==> flow/design.v <==
module ALUcntrl
(
input [3:0] Opcode,
input [3:0] OpcodeExt_ImmHi,
input [15:0] Reg2Data,
input [3:0] Rsrc_ImmLo,
output reg [3:0] ALUctrl,
output reg [15:0] Rsrc_Imm
);
reg [15:0] signExt, zeroExt, shiftExt;
reg [7:0] Imm;
parameter ADDI = 4'b0101;
parameter SUBI = 4'b1001;
parameter CMPI = 4'b1011;
parameter ANDI = 4'b0001;
parameter ORI = 4'b0010;
parameter XORI = 4'b0011;
parameter MOVI = 4'b1101;
parameter LSH= 4'b1000;
parameter LUI = 4'b1111;
parameter ADD = 4'b0101;
parameter SUB = 4'b1001;
parameter CMP = 4'b1011;
parameter AND = 4'b0001;
parameter OR = 4'b0010;
parameter XOR = 4'b0011;
parameter MOV = 4'b1101;
always@(*) begin
	Rsrc_Imm <= 16'b0;
	Imm <= {OpcodeExt_ImmHi[3:0], Rsrc_ImmLo[3:0]};  
	zeroExt <= {8'b00000000, Imm[7:0]};  
	signExt <= {{8{Imm[7]}}, Imm[7:0]};  
	shiftExt <= {{12{Rsrc_ImmLo[3]}}, Imm[3:0]};  
	case(Opcode) 
		ADDI: begin ALUctrl <= 4'b0101; Rsrc_Imm <= signExt; end
		SUBI: begin ALUctrl <= 4'b1001; Rsrc_Imm <= signExt; end
		CMPI: begin ALUctrl <= 4'b1011; Rsrc_Imm <= signExt; end
		ANDI: begin ALUctrl <= 4'b0001; Rsrc_Imm <= zeroExt; end
		ORI: begin ALUctrl <= 4'b0010; Rsrc_Imm <= zeroExt; end
		XORI: begin ALUctrl <= 4'b0011; Rsrc_Imm <= zeroExt; end
		MOVI: begin ALUctrl <= 4'b1101; Rsrc_Imm <= zeroExt; end
		LSH:
			if(OpcodeExt_ImmHi[2])  
			begin
				ALUctrl <= 4'b0100;
			end
		else if (OpcodeExt_ImmHi[0])
			begin
				ALUctrl <= 4'b0111;  
				Rsrc_Imm <= shiftExt;
			end
		else 
			begin
				ALUctrl <= 4'b0000;  
				Rsrc_Imm <= shiftExt;
			end
		LUI:
		begin
			ALUctrl <= 4'b1111; 
			Rsrc_Imm <= {8'b0, Imm[7:0]};
		end
		default: case(OpcodeExt_ImmHi)  
			ADD: begin ALUctrl <= 4'b0101; Rsrc_Imm <= Reg2Data; end
			SUB: begin ALUctrl <= 4'b1001; Rsrc_Imm <= Reg2Data; end
			CMP: begin ALUctrl <= 4'b1011; Rsrc_Imm <= Reg2Data; end
			AND: begin ALUctrl <= 4'b0001; Rsrc_Imm <= Reg2Data; end
			OR: begin ALUctrl <= 4'b0010; Rsrc_Imm <= Reg2Data; end
			XOR: begin ALUctrl <= 4'b0011; Rsrc_Imm <= Reg2Data; end
			MOV: begin ALUctrl <= 4'b1101; Rsrc_Imm <= Reg2Data; end
			default: begin ALUctrl <= 4'b0000; Rsrc_Imm <= Reg2Data; end 
			endcase
		endcase
	end
endmodule
module ALU (
	input clk,
	input Reset,
	input ALUen,
	input [15:0] Rdest,
	input [15:0] Rsrc,
	input [3:0] alucont,
	output reg [15:0] result,
	output reg [15:0] PSR
);
parameter ADD = 4'b0101;
parameter SUB = 4'b1001;
parameter AND = 4'b0001;
parameter OR = 4'b0010;
parameter XOR = 4'b0011;
parameter LSH = 4'b0100;
parameter LSHI = 4'b0000;
parameter RSHI = 4'b0111;
parameter CMP = 4'b1011;
parameter MOV = 4'b1101;
parameter LUI = 4'b1111;
reg [16:0] temp;   
reg [15:0] PSR_next;  
always @(posedge clk) begin
	if (~Reset) PSR <= 16'b0;
	else PSR <= PSR_next & 16'h00E5;
end
always @(*) begin
	result = 16'b0;
	temp = 17'b0;
	PSR_next = PSR;
	if (ALUen) begin
	case (alucont)
		AND: result = Rdest & Rsrc;  
		OR: result = Rdest | Rsrc;   
		XOR: result = Rdest ^ Rsrc;  
		MOV: result = Rsrc; 		 
		ADD: begin
			temp = Rdest + Rsrc;  
			result = temp[15:0];  
			PSR_next[0] = temp[16];  
			PSR_next[5] = (Rdest[15] == Rsrc[15]) && (result[15] != Rdest[15]);  
		end
		SUB: begin
			temp = Rdest + (~Rsrc + 1);  
			result = temp[15:0];  
			PSR_next[0] = temp[16];  
			PSR_next[5] = (Rdest[15] != Rsrc[15]) && (result[15] != Rdest[15]);  
		end
		LSH: begin
			if (Rsrc == 16'b1111111111111111) begin       
				 result = Rdest >> 1;          				 
			end else if (Rsrc == 16'h0001) begin			 
				 result = Rdest << 1;          				 
			end else begin
				 result = Rdest;               				 
			end
      end
		LSHI:begin
			result = Rdest << Rsrc;  
		end
		RSHI:begin
			result = Rdest >> Rsrc;  
		end
		CMP: begin
			temp = Rdest - Rsrc;	 
		   result = 16'b0;
			PSR_next[6] = (temp[15:0] == 16'b0);    
			PSR_next[7] = temp[16];                 
			PSR_next[2] = (temp[15] == 1'b1);       
		end
		LUI:
			result = (Rsrc << 8) | Rdest[7:0];  
		default: result = 16'b0;  
	endcase
	end
end
endmodule
module mux(
input [15:0] data1, data2,
input select,
output [15:0] dataout
);
assign dataout = select ? data1 : data2;
endmodule
module Controller(
input clk,
input Reset,
input [3:0] OpCode,
input [3:0] OpCodeExt_ImmHi,
input [3:0] RSource_ImmLo,     
output reg AluEn,
output reg MemMuxEn,
output reg RegFileEn,
output reg MemWriteEn,
output reg PCEn,
output reg InstrEn,
output reg PCRead,
output reg PCWrite
);
reg [3:0] state;
reg [3:0] NS;
parameter FETCH = 4'b0000;
parameter DECODE = 4'b0001;
parameter MEMEX = 4'b0010;  
parameter ALUEX = 4'b0011;  
parameter REGWB = 4'b0111;
parameter MEMWB = 4'b0100;
parameter JEX = 4'b0101;
parameter JEXWB = 4'b1000;
parameter PCUPDATE = 4'b1111;
parameter MEMTYPE = 4'b0100;
parameter BranchTYPE = 4'b1100;
always @(posedge clk) begin
	if(~Reset)
	begin
	state <= FETCH;
	end
	else state <= NS;
end
always @(*) begin
	NS <= FETCH;
	case(state)
		FETCH:NS<= DECODE;
		DECODE:begin
			case(OpCode)
				MEMTYPE:begin
					if(OpCodeExt_ImmHi == 4'b0000 || OpCodeExt_ImmHi == 4'b0100)begin
					NS <= MEMEX;  
					end
					if(OpCodeExt_ImmHi == 4'b1100 || OpCodeExt_ImmHi == 4'b1000 || OpCodeExt_ImmHi == 4'b1111)begin
					NS <= JEX;  
					end
				end
				BranchTYPE: NS <= JEX;
				default: NS <= ALUEX;
				endcase
		end
		MEMEX:NS <= MEMWB;
		ALUEX:NS <= REGWB;
		REGWB: NS <= JEX;
		MEMWB: NS <= JEX;
		JEX: NS <= JEXWB;
		JEXWB: NS <= PCUPDATE;
		PCUPDATE: NS <= FETCH;
		default:NS <= FETCH;
	endcase
		if(~Reset)
		begin
			NS <= FETCH;
		end
end
always @(*) begin
	AluEn <= 0;
	MemMuxEn <= 0;
	RegFileEn <= 0;
	PCEn <= 0;
	MemWriteEn <= 0;
	InstrEn <= 0;
	PCRead <= 0;
	PCWrite <= 0;
	case(state)
		FETCH:begin
			AluEn <= 0;
			MemMuxEn <= 0;
			RegFileEn <= 0;
			PCEn <= 0;
			MemWriteEn <= 0;
			InstrEn <= 1;
			PCRead <= 1;
			PCWrite <= 0;
		end
		DECODE:begin
		end
		MEMEX: begin
		MemMuxEn <= 1;
		end
		ALUEX:AluEn <= 1;
		MEMWB:begin
			if(OpCode == 4'b0100 && OpCodeExt_ImmHi == 4'b0100) begin
				MemWriteEn <=1;
				RegFileEn <= 0;
			end
			else if(OpCode == 4'b0100 && OpCodeExt_ImmHi == 4'b0000)begin
				MemMuxEn <= 1;
				RegFileEn <= 1;
			end
			else
			RegFileEn <=1;
		end
		REGWB: begin
		if((OpCode == 4'b0000 && OpCodeExt_ImmHi == 4'b1011)||(OpCode == 4'b1011 || (OpCode == 4'b0100 && OpCodeExt_ImmHi == 4'b0100))) RegFileEn <=0;
		else RegFileEn <=1;
		AluEn <= 1;
		end
		JEX: begin
			PCEn <= 1;
		end
		JEXWB: begin
			PCWrite <=1;
			MemWriteEn <= 1;
		end
		PCUPDATE: begin
			PCRead <= 1;
		end
		default: RegFileEn <=0;
		endcase
end
endmodule
module InstrReg(
input clk,
input En,
input [15:0] instruction,
output reg[3:0] opcode,
output reg[3:0] opcodeExt_ImmHi,
output reg[3:0] Rdest,
output reg[3:0] Rsrc_ImmLo
);
always @(posedge clk)
	if(En)begin
		opcode <= instruction[15:12];  
		Rdest <= instruction[11:8];	 
		opcodeExt_ImmHi <= instruction[7:4];	 
		Rsrc_ImmLo <= instruction[3:0];  
	end
endmodule
module PCControl(
input clk, PCen, Reset,
input [15:0] PSR,             
input [15:0] RegData,
input [3:0] dispLo,           
input [3:0] OpcodeExt_dispHi,
input [3:0] CondRlink,        
input [3:0] Opcode,           
output reg [15:0]PC           
);
reg [3:0] RlinkIndex;
reg [15:0] Rlink [7:0];
parameter JUMP = 4'b0100;
parameter BCOND = 4'b1100;
parameter EQ = 4'b0000;  
parameter NE = 4'b0001;  
parameter GE = 4'b1101;  
parameter CS = 4'b0010;  
parameter CC = 4'b0011;  
parameter HI = 4'b0100;  
parameter LS = 4'b0101;  
parameter LO = 4'b1010;  
parameter HS = 4'b1011;  
parameter GT = 4'b0110;  
parameter LE = 4'b0111;  
parameter FS = 4'b1000;  
parameter FC = 4'b1001;  
parameter LT = 4'b1100;  
parameter UC = 4'b1110;  
parameter JAL = 4'b1000;  
parameter JCOND = 4'b1100;  
parameter RET = 4'b1111;  
always @(posedge clk) begin
if(~Reset) begin
	PC <= 16'h0;
	RlinkIndex <= 4'd0;
end
else if(PCen)begin
    case (Opcode)
        JUMP: begin
            case (OpcodeExt_dispHi)
                JAL: begin
						  if (RlinkIndex < 8) begin
								Rlink[RlinkIndex] <= PC + 1'b1;
								RlinkIndex <= RlinkIndex + 1'b1;
							end
                    PC <= RegData;
                end
                JCOND: begin
                    case (CondRlink)
                        EQ: PC <= PSR[6] ? RegData : PC + 1'b1;   
                        NE: PC <= ~PSR[6] ? RegData : PC + 1'b1;  
                        GE: PC <= (PSR[7] | PSR[6]) ? RegData : PC + 1'b1;  
                        CS: PC <= PSR[0] ? RegData : PC + 1'b1;  
                        CC: PC <= ~PSR[0] ? RegData : PC + 1'b1;  
                        HI: PC <= PSR[2] ? RegData : PC + 1'b1;  
                        LS: PC <= ~PSR[2] ? RegData : PC + 1'b1;  
                        LO: PC <= (~PSR[2] & ~PSR[6]) ? RegData : PC + 1'b1;  
                        HS: PC <= (PSR[2] | PSR[6]) ? RegData : PC + 1'b1;  
                        GT: PC <= PSR[7] ? RegData : PC + 1'b1;  
                        LE: PC <= ~PSR[7] ? RegData : PC + 1'b1;  
                        FS: PC <= PSR[5] ? RegData : PC + 1'b1;  
                        FC: PC <= ~PSR[5] ? RegData : PC + 1'b1;  
                        LT: PC <= (~PSR[7] & ~PSR[6]) ? RegData : PC + 1'b1;  
                        UC: PC <= RegData;  
                        default: PC <= PC + 1'b1;  
                    endcase
                end
                RET: begin
					 if(RlinkIndex >0) begin
							RlinkIndex <= RlinkIndex - 1;
                    PC <= Rlink[RlinkIndex - 1];
                end else begin
						 PC <= PC +1;
						 end
					 end
                default: PC <= PC + 1'b1;  
            endcase
        end
        BCOND: begin
            case (CondRlink)
                EQ: PC <= PSR[6] ? PC + {{8{OpcodeExt_dispHi[3]}},OpcodeExt_dispHi[3:0], dispLo[3:0]} : PC + 1'b1;   
                NE: PC <= ~PSR[6] ? PC + {{8{OpcodeExt_dispHi[3]}},OpcodeExt_dispHi[3:0], dispLo[3:0]} : PC + 1'b1;  
                GE: PC <= (PSR[7] | PSR[6]) ? PC + {{8{OpcodeExt_dispHi[3]}},OpcodeExt_dispHi[3:0], dispLo[3:0]} : PC + 1'b1;  
                CS: PC <= PSR[0] ? PC + {{8{OpcodeExt_dispHi[3]}},OpcodeExt_dispHi[3:0], dispLo[3:0]} : PC + 1'b1;  
                CC: PC <= ~PSR[0] ? PC + {{8{OpcodeExt_dispHi[3]}},OpcodeExt_dispHi[3:0], dispLo[3:0]} : PC + 1'b1;  
                HI: PC <= PSR[2] ? PC + {{8{OpcodeExt_dispHi[3]}},OpcodeExt_dispHi[3:0], dispLo[3:0]} : PC + 1'b1;  
                LS: PC <= ~PSR[2] ? PC + {{8{OpcodeExt_dispHi[3]}},OpcodeExt_dispHi[3:0], dispLo[3:0]} : PC + 1'b1;  
                LO: PC <= (~PSR[2] & ~PSR[6]) ? PC + {{8{OpcodeExt_dispHi[3]}},OpcodeExt_dispHi[3:0], dispLo[3:0]} : PC + 1'b1;  
                HS: PC <= (PSR[2] | PSR[6]) ? PC + {{8{OpcodeExt_dispHi[3]}},OpcodeExt_dispHi[3:0], dispLo[3:0]} : PC + 1'b1;  
                GT: PC <= PSR[7] ? PC + {{8{OpcodeExt_dispHi[3]}},OpcodeExt_dispHi[3:0], dispLo[3:0]} : PC + 1'b1;  
                LE: PC <= ~PSR[7] ? PC + {{8{OpcodeExt_dispHi[3]}},OpcodeExt_dispHi[3:0], dispLo[3:0]} : PC + 1'b1;  
                FS: PC <= PSR[5] ? PC + {{8{OpcodeExt_dispHi[3]}},OpcodeExt_dispHi[3:0], dispLo[3:0]} : PC + 1'b1;  
                FC: PC <= ~PSR[5] ? PC + {{8{OpcodeExt_dispHi[3]}},OpcodeExt_dispHi[3:0], dispLo[3:0]} : PC + 1'b1;  
                LT: PC <= (~PSR[7] & ~PSR[6]) ? PC + {{8{OpcodeExt_dispHi[3]}},OpcodeExt_dispHi[3:0], dispLo[3:0]} : PC + 1'b1;  
                UC: PC <= PC + {{8{OpcodeExt_dispHi[3]}},OpcodeExt_dispHi[3:0], dispLo[3:0]};  
                default: PC <= PC + 1'b1;  
            endcase
        end
        default: PC <= PC + 1'b1;  
    endcase
	 end
end
endmodule
module RegFile (
	 input Reset,
    input clk,                     
    input En,                      
    input [3:0] read_addr,         
    input [3:0] readwrite_addr,    
    input [15:0] write_data,       
    output [15:0] read_data1,      
    output [15:0] read_data2       
);
	reg [15:0] registers [15:0];
	integer i;  
always @(posedge clk) begin
        if (!Reset) begin
            for (i = 0; i < 16; i = i + 1) begin
		    registers[i] <= 16'h0000;  
            end
        end 
	else if (En) begin  
            registers[readwrite_addr] <= write_data;  
        end
		  end
 assign read_data2 = registers[read_addr];  
 assign read_data1 = registers[readwrite_addr];  
endmodule
module CPUCore(
input clk,
input Reset,
output wire [15:0] mem_addr,
output wire        mem_we,
output wire [15:0] mem_wdata,
input  wire [15:0] mem_rdata
);
wire[3:0] OpCodeExt_ImmHi;
wire[3:0] OpCode;
wire[3:0] Rdest;
wire[3:0] Rsrc_ImmLo;
wire AluEn;
wire MemMuxEn;
wire RegFileEn;
wire MemWriteEn;
wire PCEn;
wire InstrEn;
wire PCRead;
wire PCWrite;
wire [15:0] PC;
wire[15:0] read_data1;  
wire[15:0] read_data2;
wire [15:0] MemData;
wire [15:0] Rsrc_ImmData;
wire [15:0] ALUResult;
wire [15:0] PSR;
wire [3:0]alucont;
wire [15:0] Mem_a1;
wire [15:0] MemAddr;
wire [15:0] AluMuxOut;
wire [15:0] MemDataFromMux;
assign MemData   = mem_rdata;
assign mem_addr  = MemAddr;
assign mem_we    = MemWriteEn;
assign mem_wdata = MemDataFromMux;
InstrReg InstrReg(
.clk(clk),
.En(InstrEn),
.instruction(MemData),
.opcode(OpCode),
.opcodeExt_ImmHi(OpCodeExt_ImmHi),
.Rdest(Rdest),
.Rsrc_ImmLo(Rsrc_ImmLo)
);
Controller Controller(
	.clk(clk),
	.Reset(Reset),
	.OpCode(OpCode),
	.OpCodeExt_ImmHi(OpCodeExt_ImmHi),
	.RSource_ImmLo(Rsrc_ImmLo),
	.AluEn(AluEn),
	.MemMuxEn(MemMuxEn),
	.RegFileEn(RegFileEn),
	.PCEn(PCEn),
	.PCRead(PCRead),
	.PCWrite(PCWrite),
	.MemWriteEn(MemWriteEn),
	.InstrEn(InstrEn)
);
PCControl PCControl(
	.Reset(Reset),
	.clk(clk),
	.PSR(PSR),
	.PCen(PCEn),
	.RegData(read_data2),
	.dispLo(Rsrc_ImmLo),   
	.OpcodeExt_dispHi(OpCodeExt_ImmHi),
	.CondRlink(Rdest),
	.Opcode(OpCode),  
	.PC(PC)  
);
RegFile RegFile (
	 .Reset(Reset),
    .clk(clk),                 
    .En(RegFileEn),                  
    .read_addr(Rsrc_ImmLo),  
    .readwrite_addr(Rdest),    
    .write_data(AluMuxOut),   
    .read_data1(read_data1),  
    .read_data2(read_data2)   
);
ALUcntrl ALUcntrl
(
	.Opcode(OpCode),
	.OpcodeExt_ImmHi(OpCodeExt_ImmHi),
	.Reg2Data(read_data2),
	.Rsrc_ImmLo(Rsrc_ImmLo),
	.ALUctrl(alucont),
	.Rsrc_Imm(Rsrc_ImmData)
);
ALU ALU (
	.clk(clk),
	.Reset(Reset),
	.ALUen(AluEn),
	.Rdest(read_data1),
	.Rsrc(Rsrc_ImmData),
	.alucont(alucont),
	.result(ALUResult),
	.PSR(PSR)
);
mux muxALu(
.select(MemMuxEn),
.data1(MemData),
.data2(ALUResult),
.dataout(AluMuxOut)
);
mux muxMEM1(
.select(PCWrite),
.data1(16'h8000),
.data2(read_data2),  
.dataout(Mem_a1)
);
mux muxMEM2(
.select(PCRead),
.data1(PC),
.data2(Mem_a1),
.dataout(MemAddr)
);
mux muxMEMdata(
.select(PCWrite),
.data1(PC),
.data2(read_data1),
.dataout(MemDataFromMux)
);
endmodule
== Reports on CPUCore ==
Tool output for the design above, in the order of the flow.
Lines are those of the file above, counted from 1.
Cell names lack the library's common part.
A cell with -- has no value.
Inputs
  top: CPUCore
  clock: clk
  library: sky130hd
  timing corner: tt_025C_1v80

== Word-level counts ==
Counts by Yosys on the flattened word-level netlist (proc, flatten, opt, wreduce; memories kept). Print and check cells are left out.
Memory sizes are those after Yosys's memory passes, which may raise the word count (mostly to a power of two), join words into wider ones and drop unused or constant bits.
Word-level totals
  bits in registers: 45
  bits in writable memories: 384
  memory cells: 2
  input port bits: 18
Memory list
  RegFile.registers: words 16, bits a word 16, line 415  | reg [15:0] registers [15:0];
  PCControl.Rlink: words 8, bits a word 16, line 312  | reg [15:0] Rlink [7:0];
Cells by class
  add/sub/neg operators: 9
  order comparisons: 2
  eq/ne operators: 62
  shifts and indexed selects: 2
  muxes and demuxes: 93
  bitwise logic cells: 12
  reduce/logical cells: 26
Operator list (count)
  two-way mux 16 bit: 44
  parallel mux 16 bit (select 15 bit): 2
  parallel mux 16 bit (select 10 bit): 1
  equality test 4 bit (second input constant): 25
  parallel mux 16 bit (select 3 bit): 2
  equality test 4 x 3 -> 1 bit (second input constant): 14
  parallel mux 4 bit (select 7 bit): 2
  equality test 4 x 2 -> 1 bit (second input constant): 10
  parallel mux 4 bit (select 9 bit): 1
  adder 16 x 1 -> 16 bit (second input constant): 2
  parallel mux 16 bit (select 2 bit): 1
  two-way mux 4 bit: 8
  equality test 4 x 1 -> 1 bit (second input constant): 5
  zero test 4 bit: 5
  two-way mux 1 bit: 18
  two-way mux 3 bit: 6
  adder 16 x 16 -> 17 bit: 1
  subtractor 16 x 16 -> 17 bit: 1
  adder 16 x 17 -> 17 bit: 1
  NOT 16 -> 17 bit: 1
  adder 17 x 1 -> 17 bit (second input constant): 1
  equality test 16 x 1 -> 1 bit (second input constant): 1
  adder 16 bit: 1
  equality test 16 bit (second input constant): 1
  bitwise AND 16 bit: 1
  OR 16 bit: 1
  bitwise XOR 16 bit: 1
  << shifter 16 x 16 -> 16 bit: 1
Not listed: further kinds 24, cells in them 48.

== Longest topological paths ==
Longest topological path by Yosys (ltp), each cell counted once; first at word level (registers and memories cut), then after technology mapping (sequential cells cut; the memories' decode and read muxes count).
Logic depth
  depth after elaboration: 11
  ABC_AREA: 1
  gate-level depth with buffers: 30
  gate-level depth less buffers: 29

== Mapped cells and area ==
The flow's flattened synthesis, as Yosys stat reports it; memories are mapped. The netlist is that of the ABC_AREA named above (0 if unset); the other value can give another one.
Mapped netlist
  standard cells after synthesis: 4949
  mapped area: 35276.3 um^2
  sequential area: 12852.3 um^2
  flip-flop cells: 442
  buffer cells: 366
Cell types (count)
  edfxtp_1: 400
  nand2_1: 941
  o21ai_0: 659
  a21oi_1: 579
  nand3_1: 492
  inv_1: 405
  nor2_1: 305
  clkbuf_1: 232
  dfxtp_1: 42
  a21oi_2: 91
  ha_1: 56
  o211ai_1: 89
  nand4_1: 95
  buf_2: 69
  o22ai_1: 55
  buf_6: 24
  buf_4: 31
  nand2_2: 34
Other cell types: 48; their cells: 350.

== Path before layout ==
OpenSTA on the mapped netlist: ideal clock, no wires. The path of least setup slack (recovery checks aside). Input and output delay are each 20% of the period. Register names are those of the netlist, which keeps one name where synthesis merged equal registers.
Timing after synthesis
  kind: register to register
  start: reg (name not given)
  end: mem RegFile.registers[0][12]
  period: 8.0 ns
  library setup time: 0.275 ns
  time at the first pin: 0.000 ns
  arrival time: 3.922 ns
  slack: 3.803 ns
  delay of the path: 4.197 ns
  stages on the path: 29
  buffers on the path: 5
  synthesis period reached: 4.197 ns
"delay of the path" is the arrival time less input delay plus setup time.
"stages on the path" counts driving pins, that of a launching flip-flop among them; a cell with two outputs on the path counts twice.
"synthesis period reached" is the clock period less the worst setup slack; recovery checks do not enter. This is arithmetic on one report: input and output delays are still those of the set period (20% each).
On the way, after synthesis
  cell sequence: dfxtp_1 -> buf_2 -> buf_2 -> buf_2 -> clkbuf_1 -> o21ai_0 -> nand3_1 -> nand3_1 -> nand2_1 -> inv_1 -> ha_1 -> fa_1 -> a21oi_1 -> o21ai_0 -> a21oi_1 -> nor2_1 -> o21ai_0 -> nand2_1 -> nand2_1 -> nand2_1 -> nand2_1 -> nand2_1 -> o21ai_0 -> a21oi_1 -> nor2_1 -> nand3_1 -> nand2_2 -> buf_6 -> a21oi_2
RTL lines, path after synthesis
  to (decl): line 415  | reg [15:0] registers [15:0];
No chain of elaborated cells between the ends is given.

== Timing after layout ==
From the final timing report of job 2: the path of least setup slack in the routed layout; clock arrival at registers is part of the times.
Timing post-layout
  kind: register to register
  start: reg (name not given)
  end: mem RegFile.registers[1][15]
  period: 8.34 ns
  library setup time: 0.28 ns
  time at the first pin: 0.65 ns
  arrival time: 6.98 ns
  slack: 1.72 ns
  stages on the path: 25
  buffers on the path: 2
On the way, post-layout
  cell sequence: dfxtp_1 -> buf_4 -> inv_1 -> buf_4 -> nand3_1 -> nand3_1 -> nand2_1 -> nand2_1 -> nand2_1 -> ha_1 -> inv_1 -> o21ai_0 -> a21oi_1 -> nor2_1 -> o21ai_0 -> nand2_1 -> a21boi_0 -> inv_1 -> nand2_1 -> o21ai_0 -> a21oi_1 -> o21ai_0 -> nand4_1 -> nand2_2 -> a21oi_1
RTL lines, path post-layout
  to (decl): line 415  | reg [15:0] registers [15:0];
No chain of elaborated cells between the ends is given.

Wiki page: CPUCore / flow data

4 stored runs of CPUCore in the flow (synthesis by Yosys, layout by OpenROAD, sky130hd cells), in arbitrary order. Constraints: input delay and output delay 20% of the set period each, output load 0.01 pF.
"achieved clock period (ns)": clock period set for the run, less the worst setup slack. It is reckoned from that one timing run; input and output delays stay at 20% of the period that was set.
"worst setup path time (ns)" is the time allowed to the run's worst setup path (the clock period less input and output delay, where it has them) less its slack. Clock arrival times count: a late capture clock shortens it, a late launch clock lengthens it.
"finish__power__total" rests on the timing tool's default activity at the inputs, not on a simulated workload.

Flow files of job 1
==> flow/run.sh <==
#!/bin/bash
# the make line also repeats the synthesis and layout settings of config.mk as NAME=value (left out here)
make -C /OpenROAD-flow-scripts/flow DESIGN_CONFIG=/design/flow/config.mk WORK_HOME=/design/flow/orfs CLKGATE_MAP_FILE= finish
==> flow/config.mk <==
export PLATFORM = sky130hd
export DESIGN_NAME = CPUCore
export DESIGN_NICKNAME = CPUCore
export VERILOG_FILES = /design/flow/design.v
export SDC_FILE = /design/flow/constraint.sdc
export NUM_CORES = 4
export LEC_CHECK = 0
export ABC_AREA = 0
export CAP_MARGIN = 20
export CORE_MARGIN = 8
export CORE_UTILIZATION = 40
export CTS_CLUSTER_DIAMETER = 309
export GPL_ROUTABILITY_DRIVEN = 0
export MAX_ROUTING_LAYER = met4
export MIN_ROUTING_LAYER = met2
export PLACE_DENSITY = 0.87
export SETUP_SLACK_MARGIN = 0.38
export SLEW_MARGIN = 5
export TNS_END_PERCENT = 35
==> flow/constraint.sdc <==
create_clock -name core_clock -period 8.34 [get_ports {clk}]
set_input_delay 1.6680 -clock core_clock [delete_from_list [all_inputs] [get_ports {clk}]]
set_output_delay 1.6680 -clock core_clock [all_outputs]
set_load 0.01 [all_outputs]

report of job 1: did not finish, route, GRT-0116

Flow files of job 2
==> flow/run.sh <==
#!/bin/bash
# the make line also repeats the synthesis and layout settings of config.mk as NAME=value (left out here)
make -C /OpenROAD-flow-scripts/flow DESIGN_CONFIG=/design/flow/config.mk WORK_HOME=/design/flow/orfs CLKGATE_MAP_FILE= finish
==> flow/config.mk <==
export PLATFORM = sky130hd
export DESIGN_NAME = CPUCore
export DESIGN_NICKNAME = CPUCore
export VERILOG_FILES = /design/flow/design.v
export SDC_FILE = /design/flow/constraint.sdc
export NUM_CORES = 4
export LEC_CHECK = 0
export ABC_AREA = 1
export CAP_MARGIN = 20
export CORE_MARGIN = 2
export CORE_UTILIZATION = 40
export MAX_ROUTING_LAYER = met4
export PLACE_DENSITY = 0.87
export SLEW_MARGIN = 5
export TNS_END_PERCENT = 35
==> flow/constraint.sdc <==
create_clock -name core_clock -period 8.34 [get_ports {clk}]
set_input_delay 1.6680 -clock core_clock [delete_from_list [all_inputs] [get_ports {clk}]]
set_output_delay 1.6680 -clock core_clock [all_outputs]
set_load 0.01 [all_outputs]

report of job 2
yosys chip area after synthesis (um^2): 35276.3
finish__design__die__area: 90582.9
finish__design__instance__area__stdcell: 38007.7
finish__design__instance__utilization: 0.4368
finish__timing__setup__ws: 1.717
finish__timing__setup__tns: 0.000
finish__timing__hold__ws: 0.416
finish__power__total: 6.766e-03
achieved clock period (ns): 6.623
worst setup path time (ns): 6.62
worst setup path kind: register to register

Flow files of job 3
==> flow/run.sh <==
#!/bin/bash
# the make line also repeats the synthesis and layout settings of config.mk as NAME=value (left out here)
make -C /OpenROAD-flow-scripts/flow DESIGN_CONFIG=/design/flow/config.mk WORK_HOME=/design/flow/orfs CLKGATE_MAP_FILE= finish
==> flow/config.mk <==
export PLATFORM = sky130hd
export DESIGN_NAME = CPUCore
export DESIGN_NICKNAME = CPUCore
export VERILOG_FILES = /design/flow/design.v
export SDC_FILE = /design/flow/constraint.sdc
export NUM_CORES = 4
export LEC_CHECK = 0
export ABC_AREA = 1
export CAP_MARGIN = 0
export CELL_PAD_IN_SITES_DETAIL_PLACEMENT = 2
export CELL_PAD_IN_SITES_GLOBAL_PLACEMENT = 3
export CORE_MARGIN = 8
export CORE_UTILIZATION = 40
export CTS_CLUSTER_DIAMETER = 133
export GPL_ROUTABILITY_DRIVEN = 0
export MAX_ROUTING_LAYER = met5
export MIN_ROUTING_LAYER = met1
export PLACE_DENSITY = 0.87
export SETUP_SLACK_MARGIN = -0.55
export SLEW_MARGIN = 5
export TNS_END_PERCENT = 35
==> flow/constraint.sdc <==
create_clock -name core_clock -period 8.34 [get_ports {clk}]
set_input_delay 1.6680 -clock core_clock [delete_from_list [all_inputs] [get_ports {clk}]]
set_output_delay 1.6680 -clock core_clock [all_outputs]
set_load 0.01 [all_outputs]

report of job 3
yosys chip area after synthesis (um^2): 35276.3
finish__design__die__area: 97950.2
finish__design__instance__area__stdcell: 38136.6
finish__design__instance__utilization: 0.4342
finish__timing__setup__ws: 1.662
finish__timing__setup__tns: 0.000
finish__timing__hold__ws: 0.440
finish__power__total: 6.999e-03
achieved clock period (ns): 6.678
worst setup path time (ns): 5.01
worst setup path kind: register to output

Flow files of job 4
==> flow/run.sh <==
#!/bin/bash
# the make line also repeats the synthesis and layout settings of config.mk as NAME=value (left out here)
make -C /OpenROAD-flow-scripts/flow DESIGN_CONFIG=/design/flow/config.mk WORK_HOME=/design/flow/orfs CLKGATE_MAP_FILE= finish
==> flow/config.mk <==
export PLATFORM = sky130hd
export DESIGN_NAME = CPUCore
export DESIGN_NICKNAME = CPUCore
export VERILOG_FILES = /design/flow/design.v
export SDC_FILE = /design/flow/constraint.sdc
export NUM_CORES = 4
export LEC_CHECK = 0
export ABC_AREA = 1
export CAP_MARGIN = 20
export CORE_MARGIN = 2
export CORE_UTILIZATION = 40
export SLEW_MARGIN = 5
export TNS_END_PERCENT = 80
==> flow/constraint.sdc <==
create_clock -name core_clock -period 8.0 [get_ports {clk}]
set_input_delay 1.6000 -clock core_clock [delete_from_list [all_inputs] [get_ports {clk}]]
set_output_delay 1.6000 -clock core_clock [all_outputs]
set_load 0.01 [all_outputs]

report of job 4
yosys chip area after synthesis (um^2): 35276.3
finish__design__die__area: 90582.9
finish__design__instance__area__stdcell: 38226.7
finish__design__instance__utilization: 0.4393
finish__timing__setup__ws: 1.749
finish__timing__setup__tns: 0.000
finish__timing__hold__ws: 0.426
finish__power__total: 7.270e-03
achieved clock period (ns): 6.251
worst setup path time (ns): 6.25
worst setup path kind: register to register
